==> flow/design.v <==
`timescale 1ns / 1ps
module debouncer(
   clk,       
   btn_in,
   btn_out
   );
   input clk;       
   input btn_in;
   output btn_out;
   reg r1, r2, r3;
   always @(posedge clk) begin
       r1 <= btn_in;
       r2 <= r1;
       r3 <= r2;
   end
   assign btn_out = r3;
endmodule
`timescale 1ns / 1ps
module clk5Hz(
    CLK,											 
    RST,											 
    CLKOUT										 
    );
	input CLK;
	input RST;
	output CLKOUT;
	reg CLKOUT;
	parameter cntEndVal = 24'h989680;
	reg [23:0] clkCount;
	always @(posedge CLK) begin
			if(RST == 1'b1) begin
					CLKOUT <= 1'b0;
					clkCount <= 24'h000000;
			end
			else begin
					if(clkCount == cntEndVal) begin
							CLKOUT <= ~CLKOUT;
							clkCount <= 24'h000000;
					end
					else begin
							clkCount <= clkCount + 1'b1;
					end
			end
	end
endmodule
`timescale 1ns / 1ps
module clk66kHZ(
        CLK,											 
    RST,											 
    CLKOUT,										 
    RISE,										 
    FALL										 
    );
	input CLK;
	input RST;
	output CLKOUT;
	output RISE;
	output FALL;
	reg CLKOUT;
	parameter cntEndVal = 10'b1011101110;
	reg [9:0] clkCount;
	assign RISE = ~RST & (clkCount == cntEndVal) & ~CLKOUT;
	assign FALL = ~RST & (clkCount == cntEndVal) & CLKOUT;
	always @(posedge CLK) begin
			if(RST == 1'b1) begin
					CLKOUT <= 1'b0;
					clkCount <= 10'b0000000000;
			end
			else begin
					if(clkCount == cntEndVal) begin
							CLKOUT <= ~CLKOUT;
							clkCount <= 10'b0000000000;
					end
					else begin
							clkCount <= clkCount + 1'b1;
					end
			end
	end
endmodule
`timescale 1ns / 1ps
module spiCtrl(
        CLK,
        EN,
        RST,
        sndRec,
        BUSY,
        DIN,
        RxData,
        SS,
        getByte,
        sndData,
        DOUT
    );
			input CLK;						 
			input EN;						 
			input RST;						 
			input sndRec;					 
			input BUSY;						 
			input [7:0] DIN;				 
			input [7:0] RxData;			 
			output SS;						 
			output getByte;				 
			output [7:0] sndData;		 
			output [39:0] DOUT;			 
			reg SS;
			reg getByte;
			reg [7:0] sndData;
			reg [39:0] DOUT;
			parameter [2:0] Idle = 3'd0,
								 Init = 3'd1,
								 Wait = 3'd2,
								 Check = 3'd3,
								 Done = 3'd4;
			reg [2:0] pState;
			reg [2:0] byteCnt;					 
			parameter byteEndVal = 3'd5;				 
			reg [39:0] tmpSR;		 
	always @(posedge CLK) begin
			if(RST == 1'b1) begin
					SS <= 1'b1;
					getByte <= 1'b0;
					sndData <= 8'h00;
					tmpSR <= 40'h0000000000;
					DOUT <= 40'h0000000000;
					byteCnt <= 3'd0;
					pState <= Idle;
			end
			else if(EN == 1'b1) begin
					case(pState)
								Idle : begin
										SS <= 1'b1;								 
										getByte <= 1'b0;						 
										sndData <= 8'h00;						 
										tmpSR <= 40'h0000000000;			 
										DOUT <= DOUT;							 
										byteCnt <= 3'd0;						 
										if(sndRec == 1'b1) begin
											pState <= Init;
										end
										else begin
											pState <= Idle;
										end
								end
								Init : begin
										SS <= 1'b0;								 
										getByte <= 1'b1;						 
										sndData <= DIN;						 
										tmpSR <= tmpSR;						 
										DOUT <= DOUT;							 
										if(BUSY == 1'b1) begin
												pState <= Wait;
												byteCnt <= byteCnt + 1'b1;	 
										end
										else begin
												pState <= Init;
										end
								end
								Wait : begin
										SS <= 1'b0;								 
										getByte <= 1'b0;						 
										sndData <= sndData;					 
										tmpSR <= tmpSR;						 
										DOUT <= DOUT;							 
										byteCnt <= byteCnt;					 
										if(BUSY == 1'b0) begin
												pState <= Check;
										end
										else begin
												pState <= Wait;
										end
								end
								Check : begin
										SS <= 1'b0;								 
										getByte <= 1'b0;						 
										sndData <= sndData;					 
										tmpSR <= {tmpSR[31:0], RxData};	 
										DOUT <= DOUT;							 
										byteCnt <= byteCnt;					 
										if(byteCnt == 3'd5) begin
												pState <= Done;
										end
										else begin
												pState <= Init;
										end
								end
								Done : begin
										SS <= 1'b1;							 
										getByte <= 1'b0;					 
										sndData <= 8'h00;					 
										tmpSR <= tmpSR;					 
										DOUT[39:0] <= tmpSR[39:0];		 
										byteCnt <= byteCnt;				 
										if(sndRec == 1'b0) begin
												pState <= Idle;
										end
										else begin
												pState <= Done;
										end
								end
								default : pState <= Idle;
						endcase
			end
	end
endmodule
`timescale 1ns / 1ps
module SPImode0(
    CLK,
    SCLKIN,
    RISE,
    FALL,
    RST,
    sndRec,
    DIN,
    MISO,
    MOSI,
    SCLK,
    BUSY,
    DOUT
    );
        input CLK;                         
        input SCLKIN;                      
        input RISE;                        
        input FALL;                        
        input RST;                         
        input sndRec;                     
        input [7:0] DIN;                 
        input MISO;                         
        output MOSI;                     
        output SCLK;                     
        output BUSY;                     
        output [7:0] DOUT;             
        wire MOSI;
        wire SCLK;
        wire [7:0] DOUT;
        reg BUSY;
        parameter [1:0] Idle = 2'd0,
                             Init = 2'd1,
                             RxTx = 2'd2,
                             Done = 2'd3;
        reg [4:0] bitCount;                             
        reg [7:0] rSR;                         
        reg [7:0] wSR;                         
        reg [1:0] pState;                     
        reg CE;                                         
        assign SCLK = (CE == 1'b1) ? SCLKIN : 1'b0;
        assign MOSI = wSR[7];
        assign DOUT = rSR;
        always @(posedge CLK) begin
                if(RST == 1'b1) begin
                        wSR <= 8'h00;
                end
                else if(FALL == 1'b1) begin
                        case(pState)
                                Idle : begin
                                        wSR <= DIN;
                                end
                                Init : begin
                                        wSR <= wSR;
                                end
                                RxTx : begin
                                        if(CE == 1'b1) begin
                                                wSR <= {wSR[6:0], 1'b0};
                                        end
                                end
                                Done : begin
                                        wSR <= wSR;
                                end
                        endcase
                end
        end
        always @(posedge CLK) begin
                if(RST == 1'b1) begin
                        rSR <= 8'h00;
                end
                else if(RISE == 1'b1) begin
                        case(pState)
                                Idle : begin
                                        rSR <= rSR;
                                end
                                Init : begin
                                        rSR <= rSR;
                                end
                                RxTx : begin
                                        if(CE == 1'b1) begin
                                                rSR <= {rSR[6:0], MISO};
                                        end
                                end
                                Done : begin
                                        rSR <= rSR;
                                end
                        endcase
                end
        end
        always @(posedge CLK) begin
                if(RST == 1'b1) begin
                        CE <= 1'b0;                 
                        BUSY <= 1'b0;             
                        bitCount <= 4'h0;         
                        pState <= Idle;         
                end
                else if(FALL == 1'b1) begin
                        case (pState)
                            Idle : begin
                                    CE <= 1'b0;                 
                                    BUSY <= 1'b0;             
                                    bitCount <= 4'd0;         
                                    if(sndRec == 1'b1) begin
                                        pState <= Init;
                                    end
                                    else begin
                                        pState <= Idle;
                                    end
                            end
                            Init : begin
                                    BUSY <= 1'b1;             
                                    bitCount <= 4'h0;         
                                    CE <= 1'b0;                 
                                    pState <= RxTx;         
                            end
                            RxTx : begin
                                    BUSY <= 1'b1;                         
                                    bitCount <= bitCount + 1'b1;     
                                    if(bitCount >= 4'd8) begin
                                            CE <= 1'b0;
                                    end
                                    else begin
                                            CE <= 1'b1;
                                    end
                                    if(bitCount == 4'd8) begin
                                            pState <= Done;
                                    end
                                    else begin
                                            pState <= RxTx;
                                    end
                            end
                            Done : begin
                                    CE <= 1'b0;             
                                    BUSY <= 1'b1;         
                                    bitCount <= 4'd0;     
                                    pState <= Idle;
                            end
                            default : pState <= Idle;
                        endcase
                end
        end
endmodule
`timescale 1ns / 1ps
module PmodJSTK(
        CLK,
			RST,
			sndRec,
			DIN,
			MISO,
			SS,
			SCLK,
			MOSI,
			DOUT
    );
			input CLK;						 
			input RST;						 
			input sndRec;					 
			input [7:0] DIN;				 
			input MISO;						 
			output SS;						 
			output SCLK;					 
			output MOSI;					 
			output [39:0] DOUT;			 
			wire SS;
			wire SCLK;
			wire MOSI;
			wire [39:0] DOUT;
			wire getByte;									 
			wire [7:0] sndData;							 
			wire [7:0] RxData;							 
			wire BUSY;										 
			wire iSCLK_rise;								 
			wire iSCLK_fall;								 
			wire iSCLK;										 
			spiCtrl SPI_Ctrl(
					.CLK(CLK),
					.EN(iSCLK_fall),
					.RST(RST),
					.sndRec(sndRec),
					.BUSY(BUSY),
					.DIN(DIN),
					.RxData(RxData),
					.SS(SS),
					.getByte(getByte),
					.sndData(sndData),
					.DOUT(DOUT)
			);
			SPImode0 SPI_Int(
					.CLK(CLK),
					.SCLKIN(iSCLK),
					.RISE(iSCLK_rise),
					.FALL(iSCLK_fall),
					.RST(RST),
					.sndRec(getByte),
					.DIN(sndData),
					.MISO(MISO),
					.MOSI(MOSI),
					.SCLK(SCLK),
					.BUSY(BUSY),
					.DOUT(RxData)
			);
			clk66kHZ SerialClock(
					.CLK(CLK),
					.RST(RST),
					.CLKOUT(iSCLK),
					.RISE(iSCLK_rise),
					.FALL(iSCLK_fall)
			);
endmodule
`timescale 1ns / 1ps
module VGAdriver(
    input clk,    
    input reset,         
    output video_on,     
    output hsync,        
    output vsync,        
    output p_tick,       
    output [9:0] x,      
    output [9:0] y       
    );
    parameter HD = 640;              
    parameter HF = 48;               
    parameter HB = 16;               
    parameter HR = 96;               
    parameter HMAX = HD+HF+HB+HR-1;  
    parameter VD = 480;              
    parameter VF = 10;               
    parameter VB = 33;               
    parameter VR = 2;                
    parameter VMAX = VD+VF+VB+VR-1;  
	reg  [1:0] r_25MHz;
	wire w_25MHz;
	always @(posedge clk)
		if(reset)
		  r_25MHz <= 0;
		else
		  r_25MHz <= r_25MHz + 1;
	assign w_25MHz = (r_25MHz == 0) ? 1 : 0;  
    reg [9:0] h_count_reg, h_count_next;
    reg [9:0] v_count_reg, v_count_next;
    reg v_sync_reg, h_sync_reg;
    wire v_sync_next, h_sync_next;
    always @(posedge clk)
        if(reset) begin
            v_count_reg <= 0;
            h_count_reg <= 0;
            v_sync_reg  <= 1'b0;
            h_sync_reg  <= 1'b0;
        end
        else begin
            v_count_reg <= v_count_next;
            h_count_reg <= h_count_next;
            v_sync_reg  <= v_sync_next;
            h_sync_reg  <= h_sync_next;
        end
    always @(posedge clk)                            
        if(reset)
            h_count_next <= 0;
        else if(w_25MHz)
            if(h_count_reg == HMAX)                  
                h_count_next <= 0;
            else
                h_count_next <= h_count_reg + 1;         
    always @(posedge clk)
        if(reset)
            v_count_next <= 0;
        else if(w_25MHz)
            if(h_count_reg == HMAX)                  
                if((v_count_reg == VMAX))            
                    v_count_next <= 0;
                else
                    v_count_next <= v_count_reg + 1;
    assign h_sync_next = (h_count_reg >= (HD+HB) && h_count_reg <= (HD+HB+HR-1));
    assign v_sync_next = (v_count_reg >= (VD+VB) && v_count_reg <= (VD+VB+VR-1));
    assign video_on = (h_count_reg < HD) && (v_count_reg < VD);  
    assign hsync  = h_sync_reg;
    assign vsync  = v_sync_reg;
    assign x      = h_count_reg;
    assign y      = v_count_reg;
    assign p_tick = w_25MHz;
endmodule
`timescale 1ns / 1ps
`timescale 1ns / 1ps
module pixelGenerator(
    clk, reset, up, down, video_on, x, y, switch, posdata, score, pause,
    rgb
    );
    input clk;  
    input reset;    
    input up;
    input down;
    input video_on;
    input [9:0] x;
    input [9:0] y;
    input [9:0] posdata;
    input switch;
    input pause;
    output reg score;
    output reg [11:0] rgb;
        parameter X_MAX = 639;
        parameter Y_MAX = 479;
        wire refresh_tick;
        assign refresh_tick = ((y == 481) && (x == 0)) ? 1 : 0;  
        parameter X_WALL_L = 32;    
        parameter X_WALL_R = 39;     
        parameter X_PAD_L = 600;
        parameter X_PAD_R = 603;     
        wire [9:0] y_pad_t, y_pad_b;
        parameter PAD_HEIGHT = 72;   
        reg [9:0] y_pad_reg, y_pad_next;
        parameter PAD_VELOCITY = 3;      
        parameter BALL_SIZE = 8;
        wire [9:0] x_ball_l, x_ball_r;
        wire [9:0] y_ball_t, y_ball_b;
        reg [9:0] y_ball_reg, x_ball_reg;
        wire [9:0] y_ball_next, x_ball_next;
        reg [9:0] x_delta_reg, x_delta_next;
        reg [9:0] y_delta_reg, y_delta_next;
        parameter BALL_VELOCITY_POS = 2;
        parameter BALL_VELOCITY_NEG = -2;
        wire [2:0] rom_addr, rom_col;    
        reg [7:0] rom_data;              
        wire rom_bit;                    
        always @(posedge clk)
            if(reset) begin
                y_pad_reg <= 0;
                x_ball_reg <= 10'd320;           
                y_ball_reg <= 10'd240;
                x_delta_reg <= 10'h002;
                y_delta_reg <= 10'h002;
            end else if(pause) begin
                y_pad_reg <= y_pad_reg;
                x_ball_reg <= x_ball_reg;
                y_ball_reg <= y_ball_reg;
                x_delta_reg <= x_delta_reg;
                y_delta_reg <= y_delta_reg;
            end else begin
                y_pad_reg <= y_pad_next;
                x_ball_reg <= x_ball_next;
                y_ball_reg <= y_ball_next;
                x_delta_reg <= x_delta_next;
                y_delta_reg <= y_delta_next;
            end
        always @*
            case(rom_addr)
                3'b000 :    rom_data = 8'b00111100;  
                3'b001 :    rom_data = 8'b01111110;  
                3'b010 :    rom_data = 8'b11111111;  
                3'b011 :    rom_data = 8'b11111111;  
                3'b100 :    rom_data = 8'b11111111;  
                3'b101 :    rom_data = 8'b11111111;  
                3'b110 :    rom_data = 8'b01111110;  
                3'b111 :    rom_data = 8'b00111100;  
            endcase
        wire wall_on, pad_on, sq_ball_on, ball_on;
        wire [11:0] wall_rgb, pad_rgb, ball_rgb, bg_rgb;
        assign wall_on = ((X_WALL_L <= x) && (x <= X_WALL_R)) ? 1 : 0;
        assign wall_rgb = 12'hAAA;       
        assign pad_rgb = 12'hAAA;        
        assign ball_rgb = 12'hFFF;       
        assign bg_rgb = 12'h111;        
        assign y_pad_t = y_pad_reg;                              
        assign y_pad_b = y_pad_t + PAD_HEIGHT - 1;               
        assign pad_on = (X_PAD_L <= x) && (x <= X_PAD_R) &&      
                        (y_pad_t <= y) && (y <= y_pad_b);
                always @* begin
                    if(switch == 1) begin
                    y_pad_next = y_pad_reg;      
                    if(refresh_tick)
                        if(up & (y_pad_t > PAD_VELOCITY))
                            y_pad_next = y_pad_reg - PAD_VELOCITY;
                        else if(down & (y_pad_b < (Y_MAX - PAD_VELOCITY))) 
                           y_pad_next = y_pad_reg + PAD_VELOCITY;
                    end else begin
                        y_pad_next = y_pad_reg;      
                        if(refresh_tick)
                            if((posdata > 10'd530) & (y_pad_t > PAD_VELOCITY))
                                y_pad_next = y_pad_reg - PAD_VELOCITY; 
                            else if((posdata < 10'd500) & (y_pad_b < (Y_MAX - PAD_VELOCITY)))
                                y_pad_next = y_pad_reg + PAD_VELOCITY;
                    end
                end
                assign x_ball_l = x_ball_reg;
                assign y_ball_t = y_ball_reg;
                assign x_ball_r = x_ball_l + BALL_SIZE - 1;
                assign y_ball_b = y_ball_t + BALL_SIZE - 1;
                assign sq_ball_on = (x_ball_l <= x) && (x <= x_ball_r) &&
                                    (y_ball_t <= y) && (y <= y_ball_b);
                assign rom_addr = y[2:0] - y_ball_t[2:0];    
                assign rom_col = x[2:0] - x_ball_l[2:0];     
                assign rom_bit = rom_data[rom_col];          
                assign ball_on = sq_ball_on & rom_bit;       
                assign x_ball_next = (refresh_tick) ? x_ball_reg + x_delta_reg : x_ball_reg;
                assign y_ball_next = (refresh_tick) ? y_ball_reg + y_delta_reg : y_ball_reg;    
                always @* begin
                    score = 1'b0;
                    x_delta_next = x_delta_reg;
                    y_delta_next = y_delta_reg;
                    if(y_ball_t < 1)                                             
                        y_delta_next = BALL_VELOCITY_POS;                        
                    else if(y_ball_b > Y_MAX)                                    
                        y_delta_next = BALL_VELOCITY_NEG;                        
                    else if(x_ball_l <= X_WALL_R)                                
                        x_delta_next = BALL_VELOCITY_POS;                        
                    else if((X_PAD_L <= x_ball_r) && (x_ball_r <= X_PAD_R) &&
                            (y_pad_t <= y_ball_b) && (y_ball_t <= y_pad_b)) begin     
                        x_delta_next = BALL_VELOCITY_NEG;                        
                        score = 1'b1;
                        end
                end  
                always @*
                    if(~video_on)
                        rgb = 12'h000;       
                    else
                        if(wall_on)
                            rgb = wall_rgb;      
                        else if(pad_on)
                            rgb = pad_rgb;       
                        else if(ball_on)
                            rgb = ball_rgb;      
                        else
                            rgb = bg_rgb;        
            endmodule
`timescale 1ns / 1ps
module scorecounter(
   input clk,
   input reset,
   input d_inc, d_clr,
   output [3:0] dig0, dig1, dig2, dig3
   );
   reg [3:0] r_dig0, r_dig1, r_dig2, r_dig3;
   reg d_inc_q;      
   always @(posedge clk)
       if(reset)
           d_inc_q <= 1'b0;
       else
           d_inc_q <= d_inc;
   always @(posedge clk)
       if(reset) begin
           r_dig3 <= 0;
           r_dig2 <= 0;
           r_dig1 <= 0;
           r_dig0 <= 0;
       end else begin
            if(d_inc & ~d_inc_q) begin
                if (r_dig0 == 9 && r_dig1 == 9) begin
                            r_dig0 <= 0;
                            r_dig1 <= 0;
                            if (r_dig2 == 9 && r_dig3 == 9) begin
                                r_dig2 <= 4'b0;
                                r_dig3 <= 4'b0;
                            end
                            else if (r_dig2 == 9) begin
                                r_dig2 <= 4'b0;
                                r_dig3 <= r_dig3 + 4'b1;
                            end
                            else begin
                                r_dig2 <= r_dig2 + 4'b1;
                            end
                        end
                        else if (r_dig0 == 9) begin
                            r_dig0 <= 4'b0;
                            r_dig1 <= r_dig1 + 4'b1;
                        end
                        else begin
                            r_dig0 <= r_dig0 + 4'b1;
                        end
                    end 
            end
   assign dig0 = r_dig0;
   assign dig1 = r_dig1;
   assign dig2 = r_dig2;
   assign dig3 = r_dig3;
endmodule
`timescale 1ns / 1ps
module sevenSeg(
		CLK,
		RST,
		DIN1,
		DIN2,
		DIN3,
        DIN4,
		AN,
		SEG
   );
			input CLK;						 
			input RST;						 
			input [3:0] DIN1;				 
			input [3:0] DIN2;				 
			input [3:0] DIN3;				 
			input [3:0] DIN4;				 
			output [3:0] AN;				 
			output [6:0] SEG;				 
			reg [3:0] AN;
			reg [6:0] SEG;
			parameter cntEndVal = 16'hC350;
			reg [15:0] clkCount;
			reg DCLK;
			reg [1:0] CNT;
			wire [15:0] bcdData1;
			wire [15:0] bcdData2;
			reg [3:0] muxData;
			always @(*) begin
					if(RST == 1'b1) begin
							muxData = 4'b0000;
					end
					else begin
							case (CNT)
									2'b00 : muxData = DIN1;
									2'b01 : muxData = DIN2;
									2'b10 : muxData = DIN3;
									2'b11 : muxData = DIN4;
							endcase
					end
			end
			always @(posedge CLK) begin
					if(RST == 1'b1) begin
							SEG <= 7'b1000000;
					end
					else if(DCLK == 1'b1) begin
							case (muxData)
									4'h0 : SEG <= 7'b1000000;   
									4'h1 : SEG <= 7'b1111001;   
									4'h2 : SEG <= 7'b0100100;   
									4'h3 : SEG <= 7'b0110000;   
									4'h4 : SEG <= 7'b0011001;   
									4'h5 : SEG <= 7'b0010010;   
									4'h6 : SEG <= 7'b0000010;   
									4'h7 : SEG <= 7'b1111000;   
									4'h8 : SEG <= 7'b0000000;   
									4'h9 : SEG <= 7'b0010000;   
									default : SEG <= 7'b1111111;
							endcase
					end
			end
			always @(posedge CLK) begin
					if(RST == 1'b1) begin
							AN <= 4'b0000;
					end
					else if(DCLK == 1'b1) begin
							case (CNT)
									4'h0 : AN <= 4'b1110;   
									4'h1 : AN <= 4'b1101;   
									4'h2 : AN <= 4'b1011;   
									4'h3 : AN <= 4'b0111;   
									default : AN <= 4'b1111;
							endcase
					end
			end	
			always @(posedge CLK) begin
					if(RST == 1'b1)
							CNT <= 2'b00;
					else if(DCLK == 1'b1)
							CNT <= CNT + 1'b1;
			end
			always @(posedge CLK) begin
							if(RST == 1'b1) begin
									DCLK <= 1'b0;
									clkCount <= 16'h0000;
							end
							else if(clkCount == cntEndVal) begin
									DCLK <= 1'b1;
									clkCount <= 16'h0000;
							end
							else begin
									DCLK <= 1'b0;
									clkCount <= clkCount + 1'b1;
							end
			end
endmodule
`timescale 1ns / 1ps
module top(
        clk, reset, up, down, hsync, vsync, rgb, pmod_switch, pause_switch,
         MISO, SW, SS, MOSI, SCLK, LED, an, seg
    );
     input clk;
     input reset;
     input up;
     input down;
     input pmod_switch;
     input pause_switch;
     output hsync;
     output vsync;
     output [11:0] rgb;
     input MISO;					 
     input [2:0] SW;             
     output SS;                     
     output MOSI;                 
     output SCLK;                 
     output [2:0] LED;			 
     output [3:0] an;			 
     output [6:0] seg;             
     wire w_reset, w_up, w_down, w_vid_on, w_p_tick;
     wire [9:0] w_x, w_y;
     reg [11:0] rgb_reg;
     wire [11:0] rgb_next;
     wire SS;						 
     wire MOSI;                     
     wire SCLK;                     
     reg [2:0] LED;                 
     wire [3:0] an;                 
     wire [6:0] seg;             
     wire [7:0] sndData;
     wire sndRec;
     wire [39:0] jstkData;
     wire [9:0] posData;
     wire score;
     wire [3:0] dig0, dig1, dig2, dig3;
     reg d_inc, d_clr;
     PmodJSTK PmodJSTK_Int(
             .CLK(clk),
             .RST(reset),
             .sndRec(sndRec),
             .DIN(sndData),
             .MISO(MISO),
             .SS(SS),
             .SCLK(SCLK),
             .MOSI(MOSI),
             .DOUT(jstkData)
                 );
      clk5Hz genSndRec(
             .CLK(clk),
             .RST(reset),
             .CLKOUT(sndRec)
     );
      assign posData = {jstkData[25:24], jstkData[39:32]};
      assign sndData = {8'b100000, {SW[1], SW[2]}};
      always @(*) begin
              if(reset == 1'b1) begin
                      LED = 3'b000;
              end
              else begin
                      LED = {jstkData[1], {jstkData[2], jstkData[0]}};
              end
      end
     VGAdriver vga(.clk(clk), .reset(w_reset), .video_on(w_vid_on), .hsync(hsync), .vsync(vsync), .p_tick(w_p_tick), .x(w_x), .y(w_y));
     pixelGenerator pg(.clk(clk), .reset(w_reset), .up(w_up), .down(w_down),.video_on(w_vid_on), .x(w_x), .y(w_y), .switch(pmod_switch), .posdata(posData), .score(score), .pause(pause_switch), .rgb(rgb_next));
     debouncer btReset(.clk(clk), .btn_in(reset), .btn_out(w_reset));
     debouncer btnU(.clk(clk), .btn_in(up), .btn_out(w_up));
     debouncer btnD(.clk(clk), .btn_in(down), .btn_out(w_down));
     scorecounter gs(.clk(clk), .reset(reset), .d_inc(d_inc), .d_clr(d_clr), .dig0(dig0), .dig1(dig1), .dig2(dig2), .dig3(dig3));
     sevenSeg display(
                              .CLK(clk),
                              .RST(reset),
                              .DIN1(dig0),
                              .DIN2(dig1),
                              .DIN3(dig2),
                              .DIN4(dig3),
                              .AN(an),
                              .SEG(seg)
                      );
      always @(*) begin
            d_clr = 1'b0; 
            d_inc = 1'b0;
            if(score)
                d_inc = 1'b1;
      end                
     always @(posedge clk)
         if(w_p_tick)
             rgb_reg <= rgb_next;
     assign rgb = rgb_reg;
endmodule
# Tool chain data of top
# Module top before and after one edit of its RTL, step after step.
# "before" refers to lines of the RTL above, "after" to lines of the edited file.
# "diff": "after" minus "before" as printed here. "rel_change_pct": 100 x difference / "before".
# Operators carry their Yosys type and port widths (W data, S select, Z words).
# Library cell names are shortened.
# Not given: --
[setup]
top_module = "top"
clock = "clk"
lib = "sky130hd"
pvt_corner = "tt_025C_1v80"

# Diff
# The edit as a unified diff against the file above.
# A script made this edit. It changes what the design does and was not meant as an optimisation.
# begin of diff
@@ -404,11 +404,7 @@
 					.DOUT(RxData)
 			);
-			clk66kHZ SerialClock(
-					.CLK(CLK),
-					.RST(RST),
-					.CLKOUT(iSCLK),
-					.RISE(iSCLK_rise),
-					.FALL(iSCLK_fall)
-			);
+			assign iSCLK = 0;
+			assign iSCLK_rise = 0;
+			assign iSCLK_fall = 0;
 endmodule
 `timescale 1ns / 1ps
# end of diff

# Word-level counts
# Counts by Yosys on the flattened word-level netlist (proc, flatten, opt, wreduce; memories kept). Register bits leave out memories and registers merged into their read ports (data or address). Print and check cells are left out. Cells with the same type and inputs are merged into one.
# Memory sizes are those after Yosys's memory passes, which may raise the word count (mostly to a power of two), join words into wider ones and drop unused or constant bits.
[word_totals]
columns = ["element", "before", "after", "diff", "rel_change_pct"]
rows = [
  ["mem_bits_ro", 144, 144, 0, 0.00],
  ["clocked_rd_ports_x_width", 7, 7, 0, 0.00],
  ["output_inout_bits", 31, 31, 0, 0.00],
  ["reg_bits", 312, 155, -157, -50.32],
  ["mem_count", 2, 2, 0, 0.00],
  ["wordCells", 263, 171, -92, -34.98],
]
[classes]
columns = ["element", "before", "after", "diff", "rel_change_pct"]
rows = [
  ["n_shift", 1, 1, 0, 0.00],
  ["add_sub_neg", 25, 21, -4, -16.00],
  ["logic", 17, 9, -8, -47.06],
  ["cmp", 28, 25, -3, -10.71],
  ["n_reduce_logical", 57, 34, -23, -40.35],
  ["equal", 25, 12, -13, -52.00],
  ["mux", 59, 35, -24, -40.68],
]
[mem_list]
columns = ["element", "before", "after"]
rows = [
  ["memory_list", "16 x 7 bit 1R0W; 8 x 4 bit 1R0W", "16 x 7 bit 1R0W; 8 x 4 bit 1R0W"],
]
[ops]
columns = ["op", "before", "after", "diff", "rel_change_pct"]
rows = [
  ["$mux W1", 15, 9, -6, -40.00],
  ["$reduce_bool A2 Y1", 10, 4, -6, -60.00],
  ["$reduce_and A2 Y1", 10, 5, -5, -50.00],
  ["$and A1 B1 Y1", 9, 4, -5, -55.56],
  ["$mux W3", 4, 0, -4, -100.00],
  ["$pmux W1 S2", 4, 0, -4, -100.00],
  ["$not A1 Y1", 8, 5, -3, -37.50],
  ["$reduce_and A3 Y1", 4, 1, -3, -75.00],
  ["$reduce_or A2 Y1", 4, 1, -3, -75.00],
  ["$reduce_or A3 Y1", 4, 1, -3, -75.00],
  ["$eq A2 B2 Y1 const B", 4, 2, -2, -50.00],
  ["$eq A3 B2 Y1 const B", 2, 0, -2, -100.00],
  ["$eq A3 B3 Y1 const B", 2, 0, -2, -100.00],
  ["$ne A2 B2 Y1 const B", 2, 0, -2, -100.00],
  ["$pmux W8 S2", 2, 0, -2, -100.00],
  ["$mux W10", 13, 12, -1, -7.69],
  ["$add A10 B1 Y10 const B", 3, 2, -1, -33.33],
  ["$eq A10 B10 Y1 const B", 3, 2, -1, -33.33],
  ["$logic_not A2 Y1", 3, 2, -1, -33.33],
  ["$lt A10 B9 Y1 const B", 3, 2, -1, -33.33],
  ["$eq A2 B1 Y1 const B", 2, 1, -1, -50.00],
  ["$add A24 B1 Y24 const B", 1, 0, -1, -100.00],
  ["$add A3 B1 Y3 const B", 1, 0, -1, -100.00],
  ["$add A5 B1 Y5 const B", 1, 0, -1, -100.00],
  ["$eq A24 B24 Y1 const B", 1, 0, -1, -100.00],
  ["$eq A3 B1 Y1 const B", 1, 0, -1, -100.00],
  ["$eq A5 B4 Y1 const B", 1, 0, -1, -100.00],
  ["$ge A5 B4 Y1 const B", 1, 0, -1, -100.00],
]
# The list need not be complete.

# Logic depth
# Depth = most cells in a row (Yosys ltp): at word level without a register or memory, in the mapped netlist without a sequential cell, where the memories' decode and read muxes count.
[logic_depth]
columns = ["element", "before", "after", "diff", "rel_change_pct"]
rows = [
  ["depth_word", 13, 13, 0, 0.00],
  ["ABC_AREA", "0", "0", "--", "--"],
  ["depth_mapped", 17, 16, -1, -5.88],
]

# Netlist
# Yosys stat after the flow's synthesis: flattened, memories mapped to cells. It holds for the ABC_AREA given above (unset counts as 0); a run with the other value may have another netlist.
[types]
columns = ["type", "before", "after", "diff", "rel_change_pct"]
rows = [
  ["dfxtp_1", 259, 130, -129, -49.81],
  ["nor2_1", 204, 89, -115, -56.37],
  ["a22oi_1", 46, 0, -46, -100.00],
  ["a21oi_1", 98, 54, -44, -44.90],
  ["clkbuf_1", 52, 27, -25, -48.08],
  ["mux2i_1", 33, 8, -25, -75.76],
  ["nand2_1", 99, 75, -24, -24.24],
  ["o21ai_0", 60, 37, -23, -38.33],
  ["xor2_1", 44, 28, -16, -36.36],
  ["nor3_1", 35, 20, -15, -42.86],
  ["nand3_1", 59, 47, -12, -20.34],
  ["nand4_1", 28, 16, -12, -42.86],
  ["nor2b_1", 37, 28, -9, -24.32],
  ["ha_1", 118, 110, -8, -6.78],
  ["inv_1", 80, 72, -8, -10.00],
  ["xnor2_1", 62, 55, -7, -11.29],
  ["nor4_1", 19, 12, -7, -36.84],
  ["or2_2", 9, 2, -7, -77.78],
]
# The list need not be complete.
[synth_totals]
columns = ["element", "before", "after", "diff", "rel_change_pct"]
rows = [
  ["yosys_area_mm2", 0.0139972, 0.0090362, -0.0049610, -35.44],
  ["n_buf", 83, 55, -28, -33.73],
  ["seqArea_mm2", 0.0052751, 0.0026926, -0.0025825, -48.96],
  ["mapped_cells", 1613, 1053, -560, -34.72],
  ["ffs", 262, 133, -129, -49.24],
]
# By module: a second synthesis without flattening, with its own total; a netlist apart from the flattened one above.
[unflattened]
columns = ["element", "before", "after", "diff", "rel_change_pct"]
rows = [
  ["cells_unflattened", 1750, 1673, -77, -4.40],
  ["hier_area_mm2", 0.0158114, 0.015162, -0.0006494, -4.11],
]
# Rows give one instance, submodules left out.
[modules_before]
columns = ["module", "cells", "area_mm2", "n_inst"]
rows = [
  ["pixelGenerator", 598, 0.0046432, 1],
  ["spiCtrl", 353, 0.0034358, 1],
  ["VGAdriver", 178, 0.0017317, 1],
  ["sevenSeg", 184, 0.0016528, 1],
  ["clk5Hz", 137, 0.0011774, 1],
  ["SPImode0", 118, 0.0011736, 1],
  ["(name not given)", 98, 0.0008971, 1],
  ["clk66kHZ", 58, 0.000533, 1],
  ["top", 17, 0.0003866, 1],
  ["debouncer", 3, 0.0000601, 3],
  ["PmodJSTK", 0, 0, 1],
]
[modules_after]
columns = ["module", "cells", "area_mm2", "n_inst"]
rows = [
  ["pixelGenerator", 589, 0.0046019, 1],
  ["spiCtrl", 353, 0.0034358, 1],
  ["VGAdriver", 178, 0.0017317, 1],
  ["sevenSeg", 173, 0.001574, 1],
  ["clk5Hz", 137, 0.0011774, 1],
  ["SPImode0", 118, 0.0011736, 1],
  ["(name not given)", 98, 0.0008971, 1],
  ["top", 17, 0.0003866, 1],
  ["debouncer", 3, 0.0000601, 3],
  ["PmodJSTK", 1, 0.0000038, 1],
]

# Timing after synthesis
# OpenSTA on the mapped netlist: ideal clock, no wires. The path of least setup slack (recovery checks aside). Input and output delay are each 20% of the period. Register names are those of the netlist, which keeps one name where synthesis merged equal registers.
[synth_timing]
columns = ["element", "before", "after", "diff", "rel_change_pct"]
rows = [
  ["path_kind", "input-to-output", "input-to-reg", "--", "--"],
  ["startpoint", "input port reset", "input port pause_switch", "--", "--"],
  ["endpoint", "output port LED[0]", "register pg.y_ball_reg[6]", "--", "--"],
  ["out_delay_ns", 2.000, "--", "--", "--"],
  ["n_path_buf", 3, 2, -1, -33.33],
  ["input_delay_ns", 2.000, 2.000, 0.000, 0.00],
  ["slack_ns", 5.227, 6.632, 1.405, "--"],
  ["setup_ns", "--", 0.140, "--", "--"],
  ["t_arrival_ns", 2.773, 3.228, 0.455, 16.41],
  ["t_required_ns", 8.000, 9.860, 1.860, 23.25],
  ["path_stages", 4, 7, 3, 75.00],
  ["path_delay_ns", 0.773, 1.368, 0.595, 76.97],
  ["tclk_ns", 10.0, 10.0, 0.0, 0.00],
  ["synth_period_reached_ns", 4.773, 3.368, -1.405, -29.44],
]
# "path_delay_ns" = arrival - input delay + setup time.
# At an output port there is no setup time.
# "path_stages" counts driving pins, that of a launching flip-flop among them; a cell with two outputs on the path counts twice.
# "synth_period_reached_ns" = period - worst setup slack (recovery checks aside). The figure is calculated, with input and output delays left at 20% of the set period.
# Between the ends stands the longest chain of elaborated cells between them, by number of cells; it is not shown to be the way that was timed. Of several equally long chains one is given.
# Each line given opens the expression or statement behind the cell; cells for indexed reads and writes are added by Yosys, which also makes memories of some case tables.
# A register here has more assigning lines than the two given.
[synth_between_before]
path_cell_list = "clkbuf_1 > buf_4 > clkbuf_1 > nor2b_1"
elab_chain_cells = 1
cone_cells = 1
lines_between = 1
cone_classes = "1 x mux"
[synth_rtl_before]
columns = ["element", "line", "source"]
rows = [
  ["start: declaration", 781, "input reset;"],
  ["$mux W3", 833, "if(reset == 1'b1) begin"],
  ["end: declaration", 794, "output [2:0] LED;"],
]
[synth_between_after]
path_cell_list = "nor4b_1 > nand3_1 > or3_1 > clkbuf_1 > clkbuf_1 > nand2_1 > o211ai_1"
elab_chain_cells = 2
cone_cells = 2
lines_between = 0
cone_classes = "1 x logic; 1 x reduce/logical"
[synth_rtl_after]
columns = ["element", "line", "source"]
rows = [
  ["start: declaration", 781, "input pause_switch;"],
  ["$not A1 Y1", "--", ""],
  ["$reduce_and A2 Y1", "--", ""],
  ["end: assignment", 534, "y_ball_reg <= y_ball_reg;"],
  ["end: assignment", 540, "y_ball_reg <= y_ball_next;"],
  ["end: declaration", 515, "reg [9:0] y_ball_reg, x_ball_reg;"],
]

# Worst path after layout
# From the final timing report of the runs of pair 1: the path of least setup slack in the routed layout; clock arrival at registers is part of the times.
[layout_timing]
columns = ["element", "before", "after", "diff", "rel_change_pct"]
rows = [
  ["path_kind", "reg-to-reg", "reg-to-reg", "--", "--"],
  ["startpoint", "register pg.y_pad_reg[0]", "register pg.y_pad_reg[3]", "--", "--"],
  ["endpoint", "register gs.r_dig2[3]", "register gs.r_dig3[1]", "--", "--"],
  ["t_required_ns", 5.62, 5.43, -0.19, -3.38],
  ["slack_ns", 0.71, 1.19, 0.48, "--"],
  ["n_path_buf", 0, 0, 0, "--"],
  ["tclk_ns", 5.12, 5.12, 0.00, 0.00],
  ["t_arrival_ns", 4.90, 4.24, -0.66, -13.47],
  ["path_stages", 14, 14, 0, 0.00],
  ["setup_ns", 0.07, 0.11, 0.04, "--"],
]
# Between the ends stands the longest chain of elaborated cells between them, by number of cells; it is not shown to be the way that was timed. Of several equally long chains one is given.
# A register here has more assigning lines than the two given.
[layout_between_before]
path_cell_list = "dfxtp_1 > inv_1 > ha_1 > nand2b_4 > nand2_1 > xnor2_1 > ha_1 > and4_1 > a221oi_1 > o221ai_2 > a2111oi_4 > o2111ai_2 > or4_1 > a21oi_1"
elab_chain_cells = 11
cone_cells = 13
lines_between = 8
cone_classes = "2 x add/sub; 2 x compare; 5 x mux; 1 x logic; 3 x reduce/logical"
[layout_rtl_before]
columns = ["element", "line", "source"]
rows = [
  ["start: declaration", 514, "reg [9:0] y_pad_reg, y_pad_next;"],
  ["start: assignment", 536, "y_pad_reg <= y_pad_reg;"],
  ["start: assignment", 542, "y_pad_reg <= y_pad_next;"],
  ["$add A10 B7 Y10", 567, "assign y_pad_b = y_pad_t + PAD_HEIGHT - 1;"],
  ["$sub A10 B1 Y10", 567, ""],
  ["$le A10 B10 Y1", 610, "(y_pad_t <= y_ball_b) && (y_ball_t <= y_pad_b)) begin"],
  ["$logic_and A1 B1 Y1", 609, "else if((X_PAD_L <= x_ball_r) && (x_ball_r <= X_PAD_R) &&"],
  ["$mux W1", 609, ""],
  ["$mux W1", 607, "else if(x_ball_l <= X_WALL_R)"],
  ["$mux W1", 605, "else if(y_ball_b > Y_MAX)"],
  ["$mux W1", 603, "if(y_ball_t < 1)"],
  ["$mux W1", 859, ""],
  ["$and A1 B1 Y1", 649, "if(d_inc & ~d_inc_q) begin"],
  ["$reduce_and A2 Y1", "--", ""],
  ["end: assignment", 645, "r_dig2 <= 0;"],
  ["end: assignment", 662, "r_dig2 <= r_dig2 + 4'b1;"],
  ["end: declaration", 635, "reg [3:0] r_dig0, r_dig1, r_dig2, r_dig3;"],
]
# Nets of the timed path that keep an RTL name, with a line that drives or declares them; the list need not be complete.
[layout_nets_before]
columns = ["signal", "line"]
rows = [
  ["pg.y_pad_b[0]", 567],
]
[layout_between_after]
path_cell_list = "dfxtp_1 > and3_1 > a21oi_1 > nor2_1 > xor2_1 > inv_1 > ha_1 > o21ai_0 > o31ai_1 > a311oi_1 > a41o_2 > nand4_2 > nor2_1 > mux2_2"
elab_chain_cells = 11
cone_cells = 13
lines_between = 8
cone_classes = "2 x add/sub; 2 x compare; 5 x mux; 1 x logic; 3 x reduce/logical"
[layout_rtl_after]
columns = ["element", "line", "source"]
rows = [
  ["start: declaration", 510, "reg [9:0] y_pad_reg, y_pad_next;"],
  ["start: assignment", 532, "y_pad_reg <= y_pad_reg;"],
  ["start: assignment", 538, "y_pad_reg <= y_pad_next;"],
  ["$add A10 B7 Y10", 563, "assign y_pad_b = y_pad_t + PAD_HEIGHT - 1;"],
  ["$sub A10 B1 Y10", 563, ""],
  ["$le A10 B10 Y1", 606, "(y_pad_t <= y_ball_b) && (y_ball_t <= y_pad_b)) begin"],
  ["$logic_and A1 B1 Y1", 605, "else if((X_PAD_L <= x_ball_r) && (x_ball_r <= X_PAD_R) &&"],
  ["$mux W1", 605, ""],
  ["$mux W1", 603, "else if(x_ball_l <= X_WALL_R)"],
  ["$mux W1", 601, "else if(y_ball_b > Y_MAX)"],
  ["$mux W1", 599, "if(y_ball_t < 1)"],
  ["$mux W1", 855, ""],
  ["$and A1 B1 Y1", 645, "if(d_inc & ~d_inc_q) begin"],
  ["$reduce_and A3 Y1", "--", ""],
  ["end: assignment", 640, "r_dig3 <= 0;"],
  ["end: assignment", 655, "r_dig3 <= r_dig3 + 4'b1;"],
  ["end: declaration", 631, "reg [3:0] r_dig0, r_dig1, r_dig2, r_dig3;"],
]

# Layout results
# Both versions went through the flow (Yosys, OpenROAD) with the same settings in each pair. Constraints: input delay and output delay 20% of the set period each, output load 0.01 pF.
[flow_settings_pair_1]
CORE_UTILIZATION = 40
period_ns = 5.12
CAP_MARGIN = 20
CORE_MARGIN = 2
SLEW_MARGIN = 20
[results_pair_1]
columns = ["element", "before", "after", "diff", "rel_change_pct"]
rows = [
  ["tns_setup_ns", 0.000, 0.000, 0.000, "--"],
  ["ys_area_mm2", 0.0139972, 0.0090362, -0.0049610, -35.44],
  ["totalPower_w", 0.004136, 0.002392, -0.001744, -42.17],
  ["dieArea_mm2", 0.0365058, 0.0238085, -0.0126973, -34.78],
  ["layout_stdcell_area_mm2", 0.0155562, 0.0100822, -0.0054740, -35.19],
  ["hold_ws_ns", 0.325, 0.326, 0.001, "--"],
  ["fin_ws_ns", 0.714, 1.186, 0.472, "--"],
  ["period_less_ws_ns", 4.406, 3.934, -0.472, -10.71],
  ["util_pct", 45.0, 45.8, 0.8, "--"],
]
[flow_settings_pair_2]
ABC_AREA = 0
CORE_UTILIZATION = 21
CTS_CLUSTER_SIZE = 69
MIN_ROUTING_LAYER = "met1"
PLACE_DENSITY_LB_ADDON = 0.25
SETUP_SLACK_MARGIN = -0.28
SLEW_MARGIN = 5
period_ns = 4.32
CAP_MARGIN = 20
CORE_MARGIN = 2
[results_pair_2]
columns = ["element", "before", "after", "diff", "rel_change_pct"]
rows = [
  ["tns_setup_ns", 0.000, 0.000, 0.000, "--"],
  ["ys_area_mm2", 0.0139972, 0.0090362, -0.0049610, -35.44],
  ["totalPower_w", 0.005366, 0.002743, -0.002623, -48.88],
  ["dieArea_mm2", 0.0687331, 0.0447048, -0.0240283, -34.96],
  ["layout_stdcell_area_mm2", 0.0164007, 0.01043, -0.0059707, -36.41],
  ["hold_ws_ns", 0.316, 0.325, 0.009, "--"],
  ["fin_ws_ns", 0.161, 0.547, 0.386, "--"],
  ["period_less_ws_ns", 4.159, 3.773, -0.386, -9.28],
  ["util_pct", 24.9, 24.7, -0.2, "--"],
]
# "period_less_ws_ns" is the run's clock period less its worst setup slack. It is reckoned from that one timing run; input and output delays stay at 20% of the period that was set.
# "totalPower_w" rests on the timing tool's default activity at the inputs, not on a simulated workload.
